==> flow/design.v <==
module izhikevich_neuron #(parameter DT = 16'h0100)  
(
    input wire clk,
    input wire rst,
    input wire [15:0] I,           
    output reg spike               
);
    reg signed [15:0] v, u;
    wire signed [15:0] a = 16'h0051;    
    wire signed [15:0] b = 16'h0200;    
    wire signed [15:0] c = -16'sd16640;  
    wire signed [15:0] d = 16'h0800;    
    wire signed [15:0] v_sq;
    wire signed [15:0] term1, term2, term3, dv_raw, du_raw;
    wire signed [15:0] bv;
    localparam signed [15:0] V_THRESH = 16'd7680;  
    cordic_mult sq_v (.x(v), .y(v), .out(v_sq));
    cordic_mult mul_004 (.x(16'h0148), .y(v_sq), .out(term1));
    cordic_mult mul_5v (.x(16'h0500), .y(v), .out(term2));
    assign term3 = 16'd35840;  
    assign dv_raw = term1 + term2 + term3 - u + I;
    cordic_mult mul_bv (.x(b), .y(v), .out(bv));
    assign du_raw = (bv - u);
    wire signed [15:0] du;
    cordic_mult mul_a (.x(a), .y(du_raw), .out(du));
    wire signed [31:0] dv_dt = dv_raw * $signed(DT);
    wire signed [31:0] du_dt = du * $signed(DT);
    always @(posedge clk or posedge rst) begin
        if (rst) begin
            v <= c;
            u <= 0;
            spike <= 0;
        end else begin
            if (v >= V_THRESH) begin
                v <= c;
                u <= u + d;
                spike <= 1;
            end else begin
                v <= v + dv_dt[23:8];  
                u <= u + du_dt[23:8];
                spike <= 0;
            end
        end
    end
endmodule
module cordic_mult(
    input signed [15:0] x,
    input signed [15:0] y,
    output signed [15:0] out
);
    wire signed [31:0] temp;
    assign temp = x * y;
    assign out = temp[23:8];  
endmodule
# ---- From RTL to reports: izhikevich_neuron
# The steps from the RTL of izhikevich_neuron to its reports follow in flow order.
# Line numbers count from 1 in the design file above.
# Operators carry their Yosys type and port widths (W data, S select, Z words).
# Library cell names are shortened.
# Not given: -
dict set report inputs {
  top {izhikevich_neuron}
  clock {clk}
  library {sky130hd}
  pvt_corner {tt_025C_1v80}
}

# ---- Word level
# Counts by Yosys on the flattened word-level netlist (proc, flatten, opt, wreduce; memories kept). Register bits leave out memories and registers merged into their read ports (data or address); mux counts leave out enables and synchronous resets folded into registers. Print and check cells are left out. Cells with the same type and inputs are merged into one.
dict set report classes {
  muxes 3
  compare 1
  add_sub_neg 8
  mul 4
}
# operator count
set ops {}
lappend ops {{$mul A16 B16 Y24} 1}
lappend ops {{$mul A8 B16 Y24 const A} 1}
lappend ops {{$mul A7 B16 Y21 const A} 1}
lappend ops {{$add A16 B16 Y16} 4}
lappend ops {{$mul A4 B16 Y16 const A} 1}
lappend ops {{$sub A16 B16 Y16} 2}
lappend ops {{$mux W16} 2}
lappend ops {{$add A16 B13 Y16 const B} 1}
lappend ops {{$ge A16 B14 Y1 const B} 1}
lappend ops {{$add A16 B16 Y16 const B} 1}
lappend ops {{$mux W1} 1}
dict set report word_totals {
  elab_cells 19
  output_inout_bits 1
  in_bits 18
  ff_bits 33
}

# ---- Longest topological paths
# Longest topological path by Yosys (ltp), each cell counted once; first at word level (registers and memories cut), then after technology mapping (sequential cells cut; the memories' decode and read muxes count).
dict set report logic_depth {
  depth_word 8
  abc_area 1
  mapped_depth 60
  depth_no_buf 58
}

# ---- Mapped cells and area
# The flow's flattened synthesis, as Yosys stat reports it; memories are mapped. The netlist is that of the ABC_AREA named above (0 if unset); the other value can give another one.
# cell count area_total_um2
set types {}
lappend types {fa_1 252 5.04E+03}
lappend types {ha_1 249 3.12E+03}
lappend types {inv_1 608 2.28E+03}
lappend types {nand2_1 360 1.35E+03}
lappend types {dfrtp_1 26 650.624}
lappend types {a21oi_1 105 525.504}
lappend types {xor2_1 47 411.645}
lappend types {nand3_1 71 355.341}
lappend types {o21ai_0 59 295.283}
lappend types {xnor2_1 32 280.269}
lappend types {nor2_1 64 240.23}
lappend types {dfstp_2 7 183.926}
lappend types {nand2_2 15 93.84}
lappend types {clkbuf_1 19 71.318}
lappend types {nor3_1 14 70.067}
lappend types {o21ai_1 12 60.058}
lappend types {inv_2 13 48.797}
lappend types {a21o_1 5 37.536}
# Other cell types: 31; their cells: 68.
dict set report mapped {
  buf_cells 31
  sequential_area_um2 834.6
  stdcells 2026
  ff_cells 33
  yosys_area_um2 15688.8
}

# ---- Timing after synthesis
# OpenSTA on the mapped netlist: ideal clock, no wires. The path of least setup slack (recovery checks aside). Input and output delay are each 20% of the period. Register names are those of the netlist, which keeps one name where synthesis merged equal registers.
dict set report synth_path {
  kind {flip-flop to flip-flop}
  from {reg v[3]}
  to {reg v[15]}
  stages 48
  slack_ns 1.143
  arrival_ns 10.768
  launch_ns 0.000
  required_time_ns 11.911
  setup_ns 0.089
  path_delay_ns 10.857
  n_path_buf 2
  period_ns 12.0
  period_less_setup_slack_ns 10.857
}
# "path_delay_ns" = arrival - input delay + setup time.
# "stages" counts driving pins, that of a launching flip-flop among them; a cell with two outputs on the path counts twice.
# "period_less_setup_slack_ns" is the clock period less the worst setup slack; recovery checks do not enter. This is arithmetic on one report: input and output delays are still those of the set period (20% each).
# Between the ends stands the longest chain of elaborated cells between them, by number of cells; it is not shown to be the way that was timed. Of several equally long chains one is given.
# A line is the first line of the expression or statement that the cell stems from. Yosys adds cells for indexed reads and writes and turns some case tables into memories.
# A register here has more assigning lines than the two given.
dict set report synth_via {
  path_cell_list {dfrtp_1 > clkbuf_1 > clkbuf_1 > nand2_1 > fa_1 > fa_1 > fa_1 > inv_1 > fa_1 > fa_1 > inv_1 > fa_1 > inv_1 > ha_1 > a21oi_1 > a21boi_2 > nand2_4 > a21o_4 > (+12 left out) > nand2_1 > xor2_1 > fa_1 > fa_1 > inv_1 > fa_1 > fa_1 > inv_1 > ha_1 > inv_1 > nor3_1 > nand2_1 > o21ai_0 > nand3_1 > nand2_1 > inv_1 > nand2_1 > nand3_1}
  elab_chain_cells 8
  cone_cells 10
  lines_between 4
  cone_classes {add/sub (5); mul (3); compare (1); mux (1)}
}
# item line
set synth_rtl {}
lappend synth_rtl {{from (decl)} 8} ;# reg signed [15:0] v, u;
lappend synth_rtl {{from (assign)} 30} ;# v <= c;
lappend synth_rtl {{from (assign)} 35} ;# v <= c;
lappend synth_rtl {{$mul A16 B16 Y24} 52} ;# assign temp = x * y;
lappend synth_rtl {{$mul A7 B16 Y21} 52}
lappend synth_rtl {{$add A16 B16 Y16 (2 in a row)} 21} ;# assign dv_raw = term1 + term2 + term3 - u + I;
lappend synth_rtl {{$sub A16 B16 Y16} 21}
lappend synth_rtl {{$add A16 B16 Y16} 21}
lappend synth_rtl {{$add A16 B16 Y16} 39} ;# v <= v + dv_dt[23:8];
lappend synth_rtl {{$mux W16} 34} ;# if (v >= V_THRESH) begin
lappend synth_rtl {{to (assign)} 30}
lappend synth_rtl {{to (assign)} 35}
lappend synth_rtl {{to (decl)} 8}

# ---- Timing after layout
# Path of least setup slack in the final report of run A (OpenROAD, finished layout, wires in). Where an end is a register, its clock arrival counts in the times.
dict set report layout_path {
  kind {flip-flop to flip-flop}
  from {reg v[7]}
  to {reg v[13]}
  launch_ns 0.29
  stages 47
  required_time_ns 12.21
  period_ns 12.0
  arrival_ns 11.81
  setup_ns 0.08
  n_path_buf 3
  slack_ns 0.40
}
# Between the ends stands the longest chain of elaborated cells between them, by number of cells; it is not shown to be the way that was timed. Of several equally long chains one is given.
# A register here has more assigning lines than the two given.
dict set report layout_via {
  path_cell_list {dfrtp_2 > buf_6 > buf_6 > nand2_1 > fa_1 > fa_1 > fa_1 > inv_1 > fa_1 > fa_1 > inv_1 > fa_1 > inv_1 > ha_2 > nand2_2 > nor3_4 > nand2_2 > nand2_4 > (+11 left out) > nand2_2 > nand2_2 > xor2_1 > fa_1 > inv_1 > fa_1 > fa_1 > fa_1 > inv_1 > ha_2 > nand2_1 > nor3_4 > buf_4 > a21oi_1 > nand2_1 > a31o_2 > nor2_1 > o21ai_0}
  elab_chain_cells 8
  cone_cells 10
  lines_between 4
  cone_classes {add/sub (5); mul (3); compare (1); mux (1)}
}
# item line
set layout_rtl {}
lappend layout_rtl {{from (decl)} 8} ;# reg signed [15:0] v, u;
lappend layout_rtl {{from (assign)} 30} ;# v <= c;
lappend layout_rtl {{from (assign)} 35} ;# v <= c;
lappend layout_rtl {{$mul A16 B16 Y24} 52} ;# assign temp = x * y;
lappend layout_rtl {{$mul A7 B16 Y21} 52}
lappend layout_rtl {{$add A16 B16 Y16 (2 in a row)} 21} ;# assign dv_raw = term1 + term2 + term3 - u + I;
lappend layout_rtl {{$sub A16 B16 Y16} 21}
lappend layout_rtl {{$add A16 B16 Y16} 21}
lappend layout_rtl {{$add A16 B16 Y16} 39} ;# v <= v + dv_dt[23:8];
lappend layout_rtl {{$mux W16} 34} ;# if (v >= V_THRESH) begin
lappend layout_rtl {{to (assign)} 30}
lappend layout_rtl {{to (assign)} 35}
lappend layout_rtl {{to (decl)} 8}

Stored flow runs of izhikevich_neuron (3 of them; Yosys, OpenROAD, sky130hd). They differ in their settings and are not a sequence. Constraints: input delay and output delay 20% of the set period each, output load 0.01 pF.
"period_less_ws_ns" = clock period - worst setup slack. The figure is calculated, with input and output delays left at 20% of the set period.
"worst_path_ns": the worst setup path's part of the clock period (all of it between registers, 20% less for each end at a port) less its slack. A launch clock that arrives late makes it longer, a capture clock that arrives late makes it shorter.

[flow] run A: files
==> flow/run.sh <==
#!/bin/bash
# the make line also repeats the synthesis and layout settings of config.mk as NAME=value (left out here)
make -C /OpenROAD-flow-scripts/flow DESIGN_CONFIG=/design/flow/config.mk WORK_HOME=/design/flow/orfs CLKGATE_MAP_FILE= finish
==> flow/config.mk <==
export PLATFORM = sky130hd
export DESIGN_NAME = izhikevich_neuron
export DESIGN_NICKNAME = izhikevich_neuron
export VERILOG_FILES = /design/flow/design.v
export SDC_FILE = /design/flow/constraint.sdc
export NUM_CORES = 4
export LEC_CHECK = 0
export ABC_AREA = 1
export CAP_MARGIN = 20
export CELL_PAD_IN_SITES_DETAIL_PLACEMENT = 1
export CELL_PAD_IN_SITES_GLOBAL_PLACEMENT = 3
export CORE_ASPECT_RATIO = 1.92
export CORE_MARGIN = 3
export CORE_UTILIZATION = 41
export GPL_TIMING_DRIVEN = 0
export SLEW_MARGIN = 20
==> flow/constraint.sdc <==
create_clock -name core_clock -period 12.0 [get_ports {clk}]
set_input_delay 2.4000 -clock core_clock [delete_from_list [all_inputs] [get_ports {clk}]]
set_output_delay 2.4000 -clock core_clock [all_outputs]
set_load 0.01 [all_outputs]

[flow] run A: metrics
[metrics] worst_path_ns = 11.60
[metrics] critical_path_kind = flip-flop to flip-flop
[metrics] finalCellArea_um2 = 17473.0
[metrics] final_die_area_um2 = 40774.8
[metrics] tns_setup_ns = 0.000
[metrics] synth_area_um2 = 15688.8
[metrics] period_less_ws_ns = 11.598
[metrics] layout_utilization_pct = 46.6
[metrics] final_setup_ws_ns = 0.402
[metrics] timing.hold.ws_ns = 0.557

[flow] run B: files
==> flow/run.sh <==
#!/bin/bash
# the make line also repeats the synthesis and layout settings of config.mk as NAME=value (left out here)
make -C /OpenROAD-flow-scripts/flow DESIGN_CONFIG=/design/flow/config.mk WORK_HOME=/design/flow/orfs CLKGATE_MAP_FILE= finish
==> flow/config.mk <==
export PLATFORM = sky130hd
export DESIGN_NAME = izhikevich_neuron
export DESIGN_NICKNAME = izhikevich_neuron
export VERILOG_FILES = /design/flow/design.v
export SDC_FILE = /design/flow/constraint.sdc
export NUM_CORES = 4
export LEC_CHECK = 0
export CAP_MARGIN = 20
export CELL_PAD_IN_SITES_DETAIL_PLACEMENT = 0
export CELL_PAD_IN_SITES_GLOBAL_PLACEMENT = 2
export CORE_ASPECT_RATIO = 1.47
export CORE_MARGIN = 2
export CORE_UTILIZATION = 54
export CTS_CLUSTER_SIZE = 60
export GPL_TIMING_DRIVEN = 1
export MAX_ROUTING_LAYER = met5
export MIN_ROUTING_LAYER = met2
export PLACE_DENSITY_LB_ADDON = 0.17
export SETUP_SLACK_MARGIN = -1.08
export SLEW_MARGIN = 20
==> flow/constraint.sdc <==
create_clock -name core_clock -period 16.0 [get_ports {clk}]
set_input_delay 3.2000 -clock core_clock [delete_from_list [all_inputs] [get_ports {clk}]]
set_output_delay 3.2000 -clock core_clock [all_outputs]
set_load 0.01 [all_outputs]

[flow] run B: metrics
[metrics] worst_path_ns = 13.27
[metrics] critical_path_kind = flip-flop to flip-flop
[metrics] finalCellArea_um2 = 15331.0
[metrics] final_die_area_um2 = 28473.3
[metrics] tns_setup_ns = 0.000
[metrics] synth_area_um2 = 14642.8
[metrics] period_less_ws_ns = 13.272
[metrics] layout_utilization_pct = 57.1
[metrics] final_setup_ws_ns = 2.728
[metrics] timing.hold.ws_ns = 0.540

[flow] run C: files
==> flow/run.sh <==
#!/bin/bash
# the make line also repeats the synthesis and layout settings of config.mk as NAME=value (left out here)
make -C /OpenROAD-flow-scripts/flow DESIGN_CONFIG=/design/flow/config.mk WORK_HOME=/design/flow/orfs CLKGATE_MAP_FILE= finish
==> flow/config.mk <==
export PLATFORM = sky130hd
export DESIGN_NAME = izhikevich_neuron
export DESIGN_NICKNAME = izhikevich_neuron
export VERILOG_FILES = /design/flow/design.v
export SDC_FILE = /design/flow/constraint.sdc
export NUM_CORES = 4
export LEC_CHECK = 0
export CAP_MARGIN = 30
export CELL_PAD_IN_SITES_DETAIL_PLACEMENT = 0
export CELL_PAD_IN_SITES_GLOBAL_PLACEMENT = 3
export CORE_MARGIN = 2
export CORE_UTILIZATION = 55
export GPL_ROUTABILITY_DRIVEN = 1
export GPL_TIMING_DRIVEN = 0
export PLACE_DENSITY_LB_ADDON = 0.2
export SLEW_MARGIN = 20
==> flow/constraint.sdc <==
create_clock -name core_clock -period 14.9 [get_ports {clk}]
set_input_delay 2.9800 -clock core_clock [delete_from_list [all_inputs] [get_ports {clk}]]
set_output_delay 2.9800 -clock core_clock [all_outputs]
set_load 0.01 [all_outputs]

[flow] run C: not finished: placement ended with error FLW-0024
